==> flow/design.v <==
`timescale 10 ns / 1 ns
module alu(
	input  [32 - 1:0]  A,
	input  [32 - 1:0]  B,
	input  [              2:0]  ALUop,
	output                      Overflow,
	output                      CarryOut,
	output                      Zero,
	output [32 - 1:0]  Result
);
	wire CarryIn = (ALUop[2]==1'b1||ALUop[1:0]==2'b11);								 
	wire [32 :0] A_Extended = {A[32 - 1],A};	 
	wire [32 :0] B_Extended = {B[32 - 1],B};
	wire [32 :0] B_Convert = (ALUop[2]==1'b1||ALUop[1:0]==2'b11)? ~B_Extended : B_Extended; 
	wire [32 + 1:0] C = A_Extended+B_Convert+CarryIn;	 
	wire [32 - 1:0] Less;
	assign Result=({32{ALUop==3'b000}}&(A&B))
				|({32{ALUop==3'b001}}&(A|B))
				|({32{ALUop==3'b100}}&(A^B))
				|({32{ALUop==3'b101}}&~(A|B))
				|({32{ALUop[1:0]==2'b10}}&(C[32 - 1:0]))
				|({32{ALUop[1:0]==2'b11}}&(Less));
	assign Zero=(Result==32'b0);
	assign CarryOut=(ALUop[2]||ALUop[1:0])^C[32+1];
	assign Overflow=C[32]^C[32-1];				 
	assign Less={{(32-1){1'b0}},(ALUop[2]&&C[32])||((~ALUop[2])&&CarryOut)};
endmodule
`timescale 10 ns / 1 ns
module shifter (
	input  [32 - 1:0] A,
	input  [              4:0] B,
	input  [              1:0] Shiftop,
	output [32 - 1:0] Result
);
	localparam Left_logical     = 2'b00;
	localparam Right_logical    = 2'b10;
	localparam Right_arthimetic = 2'b11;
	wire   [2*32-1:0] extended_data = {{32{A[32-1]}},A};
	assign Result = {32{Shiftop==Left_logical}} & (A<<B) |
	                {32{Shiftop==Right_logical}} & (A>>B) |
					{32{Shiftop==Right_arthimetic}} & extended_data[{1'b0,B}+:32];
endmodule
`timescale 10 ns / 1 ns
module reg_file(
	input                       clk,
	input  [5 - 1:0]  waddr,
	input  [5 - 1:0]  raddr1,
	input  [5 - 1:0]  raddr2,
	input                       wen,
	input  [32 - 1:0]  wdata,
	output [32 - 1:0]  rdata1,
	output [32 - 1:0]  rdata2
);
	reg [32-1:0] rf [31:0];
	always @(posedge clk)
	begin
		if(wen==1'b1 && waddr!=5'b0) 
		rf [waddr]<= wdata; 
	end
	assign rdata1=(raddr1==0)?0:rf[raddr1];
	assign rdata2=(raddr2==0)?0:rf[raddr2]; 
endmodule
`timescale 10ns / 1ns
module custom_cpu(
	input         clk,
	input         rst,
	output [31:0] PC,
	output        Inst_Req_Valid,
	input         Inst_Req_Ready,
	input  [31:0] Instruction,
	input         Inst_Valid,
	output        Inst_Ready,
	output [31:0] Address,
	output        MemWrite,
	output [31:0] Write_data,
	output [ 3:0] Write_strb,
	output        MemRead,
	input         Mem_Req_Ready,
	input  [31:0] Read_data,
	input         Read_data_Valid,
	output        Read_data_Ready,
	output [31:0] cpu_perf_cnt_0,
	output [31:0] cpu_perf_cnt_1,
	output [31:0] cpu_perf_cnt_2
);
	wire [31:0] opnumber_1, opnumber_2;
	wire [ 2:0] ALUop;
	wire overflow,carryout,zero;
	wire [31:0] result_1;
	wire [31:0] shift_data;
	wire [ 4:0] shift_amount;
	wire [ 1:0] shiftop;
	wire [31:0] result_2;
	wire [ 4:0] RF_raddr1;
	wire [ 4:0] RF_raddr2;
	wire [31:0] RF_rdata1, RF_rdata2;
	wire	    RF_wen;
	wire [ 4:0] RF_waddr;
	wire [31:0]	RF_wdata;
	alu alu_u0(opnumber_1,opnumber_2,ALUop,overflow,carryout,zero,result_1); 
	shifter shifter_u0(shift_data,shift_amount,shiftop,result_2); 
	reg_file reg_file_u0(clk,RF_waddr,RF_raddr1,RF_raddr2,RF_wen,RF_wdata,RF_rdata1,RF_rdata2); 
	reg  [31:0] IR;  
	reg  [31:0] MDR;  
	reg  [31:0] PC_reg;  
	reg  [31:0] PC_next_reg;  
	reg  [31:0] ALUout;  
	wire [ 6:0] opcode      = IR[ 6: 0];
	wire [ 4:0] rd          = IR[11: 7];
	wire [ 2:0] funct3      = IR[14:12];
	wire [ 4:0] rs1         = IR[19:15];
	wire [ 4:0] rs2         = IR[24:20];
	wire [ 6:0] funct7      = IR[31:25];
	wire [11:0] I_immediate = IR[31:20];
	wire [11:0] S_immediate = {IR[31:25],IR[11:7]};
	wire [12:0] B_immediate = {IR[31],IR[7],IR[30:25],IR[11:8],1'b0};
	wire [31:0] U_immediate = {IR[31:12],12'b0};
	wire [20:0] J_immediate = {IR[31],IR[19:12],IR[20],IR[30:21],1'b0};
	wire R_type            = opcode[5] && opcode[4] && ~opcode[2];
	wire I_type            = ~opcode[5] && opcode[4] && ~opcode[2];
	wire R_calculate       = R_type && ~R_shift && ~multiply;
	wire R_shift           = R_type && (funct3[1:0]==2'b01);
	wire multiply          = R_type && (funct7[0]);
	wire I_calculate       = I_type && ~I_shift;
	wire I_shift           = I_type && (funct3[1:0]==2'b01);
	wire calculate         = R_calculate || I_calculate;
	wire shift             = R_shift || I_shift;
	wire jump              = opcode[6] && opcode[2];
	wire branch            = opcode[6] && ~opcode[2];
	wire load              = ~opcode[5] && ~opcode[4];
	wire store             = ~opcode[6] && opcode[5] && ~opcode[4];
	wire load_imm          = ~opcode[6] && opcode[2];
	wire jal               = jump && opcode[3];
	wire jalr              = jump && ~opcode[3];
	wire [2:0] ALUsrc_state = {(current_state[3:1]==3'b000), current_state[3],current_state[2]||current_state[1]};  
	wire [1:0] ALUsrcA      = {jalr,load_imm};
	wire [2:0] ALUsrcB1     = {branch,jal,jalr};
	wire [3:0] ALUsrcB2     = {load_imm,branch || R_calculate || multiply,load || I_calculate,store};
	localparam INIT      = 9'b000000001,  
			   IF        = 9'b000000010,  
			   IW        = 9'b000000100,  
			   ID        = 9'b000001000,  
			   EX        = 9'b000010000,  
			   STORE     = 9'b000100000,  
			   LOAD      = 9'b001000000,  
			   RDW       = 9'b010000000,  
			   WB        = 9'b100000000;  
	reg [8:0] current_state;
	reg [8:0] next_state;
	always @(posedge clk)begin
		if(rst==1'b1)
			current_state <= INIT;
		else
			current_state <= next_state;
	end
	always @(*)begin
		if(rst==1'b1)
			next_state = INIT;
		else begin
			case(current_state)
			INIT: 
				next_state = IF;  
			IF:   begin
				if(Inst_Req_Ready==1'b1)  
					next_state = IW;
				else
					next_state = IF;
			end
			IW:   begin
				if(Inst_Valid==1'b1)  
					next_state = ID;
				else
					next_state = IW;
			end
			ID:   
				next_state = EX;  
			EX:   begin
				if(branch)
					next_state = IF;
				else if(calculate||shift||jump||load_imm||multiply)
					next_state = WB;
				else if(store)
					next_state = STORE;
				else if(load)
					next_state = LOAD;
				else
					next_state = EX;
			end
			STORE:begin
				if(Mem_Req_Ready==1'b1)  
					next_state = IF;
				else
					next_state = STORE;
			end
			LOAD: begin
				if(Mem_Req_Ready==1'b1)  
					next_state = RDW;
				else
					next_state = LOAD;
			end
			RDW:  begin
				if(Read_data_Valid==1'b1)  
					next_state = WB;
				else
					next_state = RDW;
			end
			WB:
				next_state = IF;
			default:
				next_state = INIT;
			endcase
		end
	end
	always @(posedge clk)begin
		if(current_state==INIT)  
			PC_next_reg <= 32'b0;
		else if(current_state==IF || current_state==IW)  
			PC_next_reg <= ALUout;
	end
	wire [2:0] branch_type = {funct3[2:1]==2'b00,funct3[2:1]==2'b10,funct3[2:1]==2'b11};
	wire branch_condition = branch_type[2] && (funct3[0]^zero) ||
							branch_type[1] && (funct3[0]^result_1[0]) ||
							branch_type[0] && (funct3[0]^carryout);  
	always @(posedge clk)begin
		if(current_state==INIT)
			PC_reg <= 32'b0;
		else if(current_state==ID && ~jump && ~branch && ~load_imm)
			PC_reg <= PC_next_reg;
		else if(current_state==EX)begin
			if(branch && branch_condition)
				PC_reg <= ALUout;
			else if(branch && ~branch_condition)
				PC_reg <= PC_next_reg;
			else if(jump)
				PC_reg <= ALUout;
			else if(load_imm)
				PC_reg <= PC_next_reg;
		end
	end
	always @(posedge clk)begin
		if(current_state[2] && Inst_Valid)
			IR <= Instruction;
	end
	always @(posedge clk)begin
		if(current_state[7] && Read_data_Valid)
			MDR <= Read_data;
	end
	always @(posedge clk)begin
		ALUout <= result_1;
	end
	assign PC = PC_reg;
	assign RF_raddr1       = rs1;
	assign RF_raddr2       = rs2;
	wire   write_condition = calculate||shift||load||load_imm||jump||multiply;
	assign RF_wen          = (current_state == WB)&&(write_condition);
	assign RF_waddr        = rd;
	wire [31:0] calculate_wdata = {32{calculate}} & ALUout;
	wire [31:0] shift_wdata     = {32{shift}} & result_2;
	wire [63:0] full_multiply_result = RF_rdata1*RF_rdata2;
	wire [31:0] multiply_wdata  = {32{multiply}} & full_multiply_result[31:0];
	wire [31:0] jump_wdata      = {32{jump}} & PC_next_reg;
	wire [31:0] load_imm_wdata  = {32{load_imm}} & (opcode[5]? U_immediate:ALUout);
	wire [31:0] load_wdata; 
	wire [ 7:0] target_byte     = MDR[{ALUout[1:0],3'b0}+:8];
	wire [15:0] target_halfword = MDR[{ALUout[1:0],3'b0}+:16];
	wire [31:0] zeroextended_target_byte = {{24{1'b0}},target_byte};
	wire [31:0] zeroextended_target_halfword = {{16{1'b0}},target_halfword};
	wire [31:0] signextended_target_byte = {{24{target_byte[7]}},target_byte};
	wire [31:0] signextended_target_halfword = {{16{target_halfword[15]}},target_halfword};
	assign load_wdata           = {32{load}} &
								  {{32{(funct3==3'b000)}} & signextended_target_byte |
	                               {32{(funct3==3'b001)}} & signextended_target_halfword |
								   {32{(funct3==3'b010)}} & MDR |
								   {32{(funct3==3'b100)}} & zeroextended_target_byte |
								   {32{(funct3==3'b101)}} & zeroextended_target_halfword};
	assign RF_wdata             = load_wdata | calculate_wdata | shift_wdata | multiply_wdata |jump_wdata | load_imm_wdata;
	assign opnumber_1               = {32{ALUsrc_state[0]}} & PC_reg |
									  {32{ALUsrc_state[1]}} & (ALUsrcA[1]? RF_rdata1:PC_reg) |
									  {32{ALUsrc_state[2]}} & (ALUsrcA[0]? PC_reg:RF_rdata1);
	wire [31:0] signextended_Iimm   = {{20{I_immediate[11]}},I_immediate};
	wire [31:0] signextended_Jimm   = {{11{J_immediate[20]}},J_immediate};
	wire [31:0] signextended_Bimm   = {{19{B_immediate[12]}},B_immediate};
	wire [31:0] signextended_Simm   = {{20{S_immediate[11]}},S_immediate};
	assign opnumber_2               = {32{ALUsrc_state[0]}} & 32'b100 |
									  {32{ALUsrc_state[1]}} & {
										{32{ALUsrcB1[0]}} & signextended_Iimm |
										{32{ALUsrcB1[1]}} & signextended_Jimm |
										{32{ALUsrcB1[2]}} & signextended_Bimm } |
									  {32{ALUsrc_state[2]}} & {
										{32{ALUsrcB2[0]}} & signextended_Simm |
										{32{ALUsrcB2[1]}} & signextended_Iimm |
										{32{ALUsrcB2[2]}} & RF_rdata2 |
										{32{ALUsrcB2[3]}} & U_immediate};
	wire ADD_type              = (funct3==3'b000);
	wire AND_type              = funct3[2];
	wire SLT_type              = (funct3[2:1]==2'b01);
	wire [2:0] AND_op          = {~funct3[1],1'b0,funct3[1:0]==2'b10};
	wire [2:0] SLT_op          = {~funct3[0],2'b11};
	wire [2:0] ALUop_Rcal      = {3{R_calculate}} &
							     {{3{ADD_type}} & {funct7[5],2'b10} |
	                              {3{AND_type}} & AND_op |
							      {3{SLT_type}} & SLT_op};
	wire [2:0] ALUop_Ical      = {3{I_calculate}} &
								 {{3{ADD_type}} & {3'b010} |
								  {3{AND_type}} & AND_op |
								  {3{SLT_type}} & SLT_op};
	wire [2:0] ALUop_branch    = {3{branch}} &
								 {{3{~funct3[2]}} & 3'b110 |
								  {3{funct3[2:1]==2'b10}} & 3'b111 |
								  {3{funct3[1]}} & 3'b011};
	assign ALUop               = {3{ALUsrc_state[0] || ALUsrc_state[1]}} & {3'b010} |
								 {3{ALUsrc_state[2]}} & {
									{3{jump||load||store||load_imm}} & {3'b010} |
									ALUop_branch | ALUop_Rcal | ALUop_Ical
								 };
	assign shift_data   = shift? RF_rdata1 : RF_rdata2;
	assign shift_amount = {5{R_shift}} & RF_rdata2[4:0] |
						  {5{I_shift}} & I_immediate[4:0] |
						  {5{store}} & {ALUout[1:0],3'b000};
	assign shiftop      = {2{shift}} & {funct3[2],funct7[5]} |
						  {2{store}} & {2'b00};
	assign Inst_Req_Valid = current_state[1];
	assign Inst_Ready     = current_state[0] | current_state[2];
	assign Read_data_Ready= current_state[0] | current_state[7];
	assign MemRead        = current_state[6];
	assign MemWrite       = current_state[5];
	assign Address        = {32{current_state[1]}} & PC_reg |
						    {32{current_state[5] || current_state[6]}} & {ALUout[31:2],{2'b0}};
	assign Write_data     = result_2;
	wire [3:0] sb_strb    = {4{funct3[1:0]==2'b00}} & {ALUout[1:0]==2'b11,ALUout[1:0]==2'b10,ALUout[1:0]==2'b01,ALUout[1:0]==2'b00};
	wire [3:0] sh_strb    = {4{funct3[0]}} & {{2{ALUout[1]}},{2{~ALUout[1]}}};
	wire [3:0] sw_strb    = {4{funct3[1]}} & {4'b1111};
	assign Write_strb     = {4{store}} & (sb_strb | sh_strb | sw_strb);
	reg [31:0] cycle_cnt;
	always @(posedge clk)begin
		if(rst==1'b1)
			cycle_cnt <= 32'b0;
		else
			cycle_cnt <= cycle_cnt+32'b1;
	end
	assign cpu_perf_cnt_0 = cycle_cnt;
	reg [31:0] mem_cycle_cnt;
	always @(posedge clk)begin
		if(rst==1'b1)
			mem_cycle_cnt <= 32'b0;
		else if((current_state[6] || current_state[5]) && Mem_Req_Ready)  
			mem_cycle_cnt <= mem_cycle_cnt+32'b1;
	end
	assign cpu_perf_cnt_1 = mem_cycle_cnt;
	reg [31:0] inst_cycle_cnt;
	always @(posedge clk)begin
		if(rst==1'b1)
			inst_cycle_cnt <= 32'b0;
		else if(current_state[1] && Inst_Req_Ready)  
			inst_cycle_cnt <= inst_cycle_cnt+32'b1;
	end
	assign cpu_perf_cnt_2 = inst_cycle_cnt;
endmodule
## Step by step through the tools: custom_cpu

Module custom_cpu before and after one edit of its RTL, step after step.
Lines under "unedited" count in the file above, lines under "edited" in the edited file.
"difference": "edited" minus "unedited" as printed here. "rel. change": 100 x difference / "unedited".
Library cell names are shortened.
Not given: n/a

- Design top: custom_cpu
- Clock port: clk
- Library: sky130hd
- Corner: tt_025C_1v80

## Edit of the RTL

The edit as a unified diff against the file above.
The edited RTL no longer does the same as the RTL above: the edit was made by script, with no optimisation intended.

```diff
@@ -266,5 +266,5 @@
 	wire [31:0] zeroextended_target_byte = {{24{1'b0}},target_byte};
 	wire [31:0] zeroextended_target_halfword = {{16{1'b0}},target_halfword};
-	wire [31:0] signextended_target_byte = {{24{target_byte[7]}},target_byte};
+	wire [15:0] signextended_target_byte = {{24{target_byte[7]}},target_byte};
 	wire [31:0] signextended_target_halfword = {{16{target_halfword[15]}},target_halfword};
 	assign load_wdata           = {32{load}} &
```

## Word level

Counts by Yosys on the flattened word-level netlist (proc, flatten, opt, wreduce; memories kept). Print and check cells are left out.
Memory sizes are those after Yosys's memory passes, which may raise the word count (mostly to a power of two), join words into wider ones and drop unused or constant bits.

Operators by class:

| what | unedited | edited | difference | rel. change (%) |
|---|---|---|---|---|
| mux-type cells | 28 | 28 | 0 | 0.00 |
| shift operators | 5 | 5 | 0 | 0.00 |
| add/subtract/negate cells | 5 | 5 | 0 | 0.00 |
| bitwise gates (word level) | 116 | 116 | 0 | 0.00 |
| reduce/logical cells | 74 | 74 | 0 | 0.00 |
| equal/unequal tests | 28 | 28 | 0 | 0.00 |
| multipliers | 1 | 1 | 0 | 0.00 |

Operators with widths:

| operator | unedited | edited | difference | rel. change (%) |
|---|---|---|---|---|
| 32-bit bitwise AND | 32 | 31 | -1 | -3.12 |
| 32-bit by 16-bit bitwise AND with 32-bit output | 1 | 2 | +1 | +100.00 |

Unchanged operator kinds not shown: 64.

Word-level totals:

| what | unedited | edited | difference | rel. change (%) |
|---|---|---|---|---|
| clocked read ports x word width | 64 | 64 | 0 | 0.00 |
| register bits after elaboration | 265 | 265 | 0 | 0.00 |
| output and inout port bits | 201 | 201 | 0 | 0.00 |
| word-level cells | 267 | 267 | 0 | 0.00 |
| memory cells | 1 | 1 | 0 | 0.00 |
| input bits | 70 | 70 | 0 | 0.00 |
| bits in writable memories | 1,024 | 1,024 | 0 | 0.00 |

Memory list:

| what | unedited | edited |
|---|---|---|
| words x width with read and write ports | reg_file_u0.rf 32x32 r2 w1 | reg_file_u0.rf 32x32 r2 w1 |

## Logic depth

Longest topological path by Yosys (ltp), each cell counted once; first at word level (registers and memories cut), then after technology mapping (sequential cells cut; the memories' decode and read muxes count).

Depth:

| what | unedited | edited | difference | rel. change (%) |
|---|---|---|---|---|
| depth in word-level cells | 33 | 33 | 0 | 0.00 |
| ABC_AREA | 0 | 0 | n/a | n/a |
| gate-level depth with buffers | 39 | 38 | -1 | -2.56 |

## After synthesis

Source: synth_stat.txt of the flow (Yosys; design flattened, memories mapped). It holds for the ABC_AREA given above (unset counts as 0); a run with the other value may have another netlist.

Cell types:

| type | unedited | edited | difference | rel. change (%) |
|---|---|---|---|---|
| nand2_1 | 527 | 573 | +46 | +8.73 |
| nor2b_1 | 83 | 45 | -38 | -45.78 |
| buf_2 | 74 | 50 | -24 | -32.43 |
| mux2_2 | 53 | 31 | -22 | -41.51 |
| a211oi_1 | 70 | 51 | -19 | -27.14 |
| mux2i_1 | 207 | 191 | -16 | -7.73 |
| xnor2_1 | 123 | 139 | +16 | +13.01 |
| xor2_1 | 95 | 80 | -15 | -15.79 |
| nand4_1 | 33 | 19 | -14 | -42.42 |
| buf_1 | 55 | 68 | +13 | +23.64 |
| a21o_1 | 50 | 62 | +12 | +24.00 |
| o211ai_1 | 29 | 17 | -12 | -41.38 |
| a31oi_1 | 32 | 21 | -11 | -34.38 |
| buf_4 | 14 | 3 | -11 | -78.57 |
| nand3_1 | 86 | 77 | -9 | -10.47 |
| a221o_1 | 13 | 22 | +9 | +69.23 |
| clkbuf_1 | 331 | 324 | -7 | -2.11 |
| nand2b_1 | 96 | 89 | -7 | -7.29 |

Unchanged cell types not shown: 15.
The list need not be complete.

Synthesis totals:

| what | unedited | edited | difference | rel. change (%) |
|---|---|---|---|---|
| buffer cells | 477 | 451 | -26 | -5.45 |
| mapped flip-flops | 1,297 | 1,297 | 0 | 0.00 |
| cells in the netlist | 6,787 | 6,651 | -136 | -2.00 |
| synthesis area (sq um) | 85,180.4 | 83,995.6 | -1,184.8 | -1.39 |

By module: a second synthesis without flattening, with its own total; a netlist apart from the flattened one above.

Unflattened totals:

| what | unedited | edited | difference | rel. change (%) |
|---|---|---|---|---|
| cell total of the unflattened synthesis | 6,756 | 6,728 | -28 | -0.41 |
| area total of the unflattened synthesis (sq um) | 84,760.0 | 84,594.9 | -165.1 | -0.19 |

Rows give one instance, submodules left out.

By module, unedited:

| module | area (sq um) | cells | seq. area (sq um) | times used |
|---|---|---|---|---|
| reg_file | 47,013.8 | 2,400 | 30,749.5 | 1 |
| custom_cpu | 29,057.9 | 3,224 | 5,885.6 | 1 |
| alu | 4,673.2 | 653 | 0.0 | 1 |
| shifter | 4,015.1 | 479 | 0.0 | 1 |

By module, edited:

| module | area (sq um) | cells | seq. area (sq um) | times used |
|---|---|---|---|---|
| reg_file | 47,013.8 | 2,400 | 30,749.5 | 1 |
| custom_cpu | 28,892.7 | 3,196 | 5,885.6 | 1 |
| alu | 4,673.2 | 653 | 0.0 | 1 |
| shifter | 4,015.1 | 479 | 0.0 | 1 |

## Path before layout

Source: OpenSTA report_checks on the synthesized netlist (no wires, ideal clock, input and output delay 20% of the period each), path of least setup slack; recovery checks are left aside. Register names are those of the netlist, which keeps one name where synthesis merged equal registers.

Timing post-synthesis:

| what | unedited | edited | difference | rel. change (%) |
|---|---|---|---|---|
| path type | register -> register | register -> register | n/a | n/a |
| from | reg (no name shown) | reg (no name shown) | n/a | n/a |
| to | mem reg_file_u0.rf[0][29] | mem reg_file_u0.rf[0][29] | n/a | n/a |
| clock period (ns) | 11.0 | 11.0 | 0.0 | 0.00 |
| stages | 38 | 33 | -5 | -13.16 |
| setup time (ns) | 0.454 | 0.454 | 0.000 | n/a |
| slack (ns) | 0.080 | 0.219 | +0.139 | n/a |
| arrival (ns) | 10.466 | 10.327 | -0.139 | -1.33 |
| delay of the path (ns) | 10.920 | 10.781 | -0.139 | -1.27 |
| period reached after synthesis (ns) | 10.92 | 10.781 | -0.139 | -1.27 |

"delay of the path" = arrival - input delay + setup time.
"stages" counts driving pins, that of a launching flip-flop among them; a cell with two outputs on the path counts twice.
"period reached after synthesis" is the clock period less the worst setup slack; recovery checks do not enter. This is arithmetic on one report: input and output delays are still those of the set period (20% each).

On the way, post-synthesis, unedited:
- Path through: dfxtp_1 -> buf_2 -> buf_2 -> buf_2 -> mux4_2 -> mux4_2 -> mux2i_1 -> or2_2 -> clkbuf_1 -> clkbuf_1 -> clkbuf_1 -> nor2_1 -> fa_1 -> inv_1 -> fa_1 -> inv_1 -> fa_1 -> inv_1 -> [2 not listed] -> ha_1 -> ha_1 -> fa_1 -> inv_1 -> fa_1 -> inv_1 -> ha_1 -> and3_1 -> a221oi_1 -> o21bai_1 -> a41o_1 -> o311ai_0 -> nand4_1 -> a41oi_1 -> o21ai_0 -> a31oi_1 -> xnor2_1 -> o21ai_0

Ends and longest elaborated chain, post-synthesis, unedited:

| what | RTL line | source |
|---|---|---|
| end, declared | 54 | `reg [32-1:0] rf [31:0];` |

unedited: Chain of elaborated cells between the ends: none given.

On the way, post-synthesis, edited:
- Path through: dfxtp_1 -> clkbuf_1 -> buf_1 -> buf_1 -> buf_2 -> mux4_2 -> mux4_2 -> nand2_1 -> a21o_1 -> clkbuf_1 -> nor2_1 -> fa_1 -> fa_1 -> fa_1 -> inv_1 -> fa_1 -> inv_1 -> fa_1 -> inv_1 -> fa_1 -> inv_1 -> fa_1 -> fa_1 -> ha_1 -> or3_1 -> or3_1 -> o21ai_0 -> a211o_1 -> a31oi_1 -> nand3_1 -> nand2_1 -> xnor2_1 -> o21ai_0

Ends and longest elaborated chain, post-synthesis, edited:

| what | RTL line | source |
|---|---|---|
| end, declared | 54 | `reg [32-1:0] rf [31:0];` |

edited: Chain of elaborated cells between the ends: none given.

## Path in the finished layout

From the final timing report of the runs of pair 1: the path of least setup slack in the routed layout; clock arrival at registers is part of the times.

Timing post-layout:

| what | unedited | edited | difference | rel. change (%) |
|---|---|---|---|---|
| path type | register -> register | register -> output | n/a | n/a |
| from | reg (no name shown) | reg (no name shown) | n/a | n/a |
| to | mem reg_file_u0.rf[15][30] | out Write_data[13] | n/a | n/a |
| stages | 33 | 18 | -15 | -45.45 |
| output delay (ns) | n/a | 2.20 | n/a | n/a |
| slack (ns) | 0.47 | 0.26 | -0.21 | n/a |
| clock period (ns) | 11.0 | 11.0 | 0.0 | 0.00 |
| arrival (ns) | 11.14 | 8.54 | -2.60 | -23.34 |
| setup time (ns) | 0.16 | n/a | n/a | n/a |

On the way, post-layout, unedited:
- Path through: dfxtp_4 -> buf_12 -> buf_12 -> buf_4 -> mux4_2 -> mux4_2 -> mux2i_1 -> or2_2 -> nor2_1 -> fa_1 -> inv_1 -> fa_1 -> inv_1 -> fa_1 -> inv_1 -> fa_1 -> inv_1 -> fa_1 -> fa_1 -> fa_1 -> fa_1 -> ha_1 -> or3_1 -> buf_4 -> nor3_1 -> a21oi_1 -> a41oi_1 -> a21oi_1 -> buf_4 -> a21oi_1 -> mux2i_1 -> or3_1 -> buf_12

Ends and longest elaborated chain, post-layout, unedited:

| what | RTL line | source |
|---|---|---|
| end, declared | 54 | `reg [32-1:0] rf [31:0];` |

unedited: Chain of elaborated cells between the ends: none given.
Nets of the timed path that keep an RTL name, with a line that drives or declares them; the list need not be complete.

Named nets, post-layout, unedited:

| net | RTL line | source |
|---|---|---|
| RF_wdata[30] | 276 | `assign RF_wdata = load_wdata \| calculate_wdata \| shift_wdata \| multiply_wdata \|jump_wdata \| load_imm_wdata;` |

On the way, post-layout, edited:
- Path through: dfxtp_4 -> buf_12 -> buf_12 -> mux2i_1 -> mux4_2 -> a22oi_1 -> and3b_1 -> mux2i_1 -> nor2_2 -> buf_4 -> nor2_1 -> a21o_1 -> o21ai_0 -> o21ai_0 -> nand2_1 -> o211ai_1 -> a21oi_1 -> clkdlybuf4s50_1

Ends and longest elaborated chain, post-layout, edited:

| what | RTL line | source |
|---|---|---|
| end, declared | 75 | `output [31:0] Write_data,` |

edited: Chain of elaborated cells between the ends: none given.

## Layout results

Runs of the flow (Yosys, OpenROAD) on both versions; the two runs of a pair have the same settings. The constraints put input and output delay at 20% of the set period each and load the outputs with 0.01 pF.

Flow settings, pair 1:
- CORE_UTILIZATION: 40
- period_ns: 11.0
- CAP_MARGIN: 20
- CORE_MARGIN: 2
- SLEW_MARGIN: 20

Results, pair 1:

| what | unedited | edited | difference | rel. change (%) |
|---|---|---|---|---|
| total negative setup slack (ns) | 0.000 | 0.000 | 0.000 | n/a |
| die size (sq um) | 216,658.0 | 213,670.0 | -2,988.0 | -1.38 |
| utilization after routing (%) | 46.3 | 46.2 | -0.1 | n/a |
| achieved period (ns) | 10.529 | 10.738 | +0.209 | +1.98 |
| area of the synthesized netlist (sq um) | 85,180.4 | 83,995.6 | -1,184.8 | -1.39 |
| power consumption (mW) | 30.226 | 26.847 | -3.379 | -11.18 |
| standard-cell area of the final layout (sq um) | 98,094.1 | 96,560.1 | -1,534.0 | -1.56 |
| worst setup slack after layout (ns) | 0.471 | 0.262 | -0.209 | n/a |
| worst hold slack in the final report (ns) | 0.494 | 0.453 | -0.041 | n/a |

Flow settings, pair 2:
- CELL_PAD_IN_SITES_DETAIL_PLACEMENT: 1
- CORE_UTILIZATION: 34
- CTS_CLUSTER_SIZE: 32
- MAX_ROUTING_LAYER: met5
- PLACE_DENSITY_LB_ADDON: 0.15
- SETUP_SLACK_MARGIN: -0.38
- SLEW_MARGIN: 35
- TNS_END_PERCENT: 100
- period_ns: 9.25
- CAP_MARGIN: 20
- CORE_MARGIN: 2

Results, pair 2:

| what | unedited | edited | difference | rel. change (%) |
|---|---|---|---|---|
| total negative setup slack (ns) | -106.067 | -46.495 | +59.572 | n/a |
| die size (sq um) | 254,551.0 | 251,036.0 | -3,515.0 | -1.38 |
| utilization after routing (%) | 41.5 | 41.7 | +0.2 | n/a |
| achieved period (ns) | 10.054 | 9.555 | -0.499 | -4.96 |
| area of the synthesized netlist (sq um) | 85,180.4 | 83,995.6 | -1,184.8 | -1.39 |
| power consumption (mW) | 46.654 | 37.547 | -9.107 | -19.52 |
| standard-cell area of the final layout (sq um) | 103,333.0 | 102,446.0 | -887.0 | -0.86 |
| worst setup slack after layout (ns) | -0.804 | -0.305 | +0.499 | n/a |
| worst hold slack in the final report (ns) | 0.472 | 0.459 | -0.013 | n/a |

"achieved period" = clock period - worst setup slack. The figure is calculated, with input and output delays left at 20% of the set period.
"power consumption" is the tool's figure for a default switching activity; nothing was simulated.
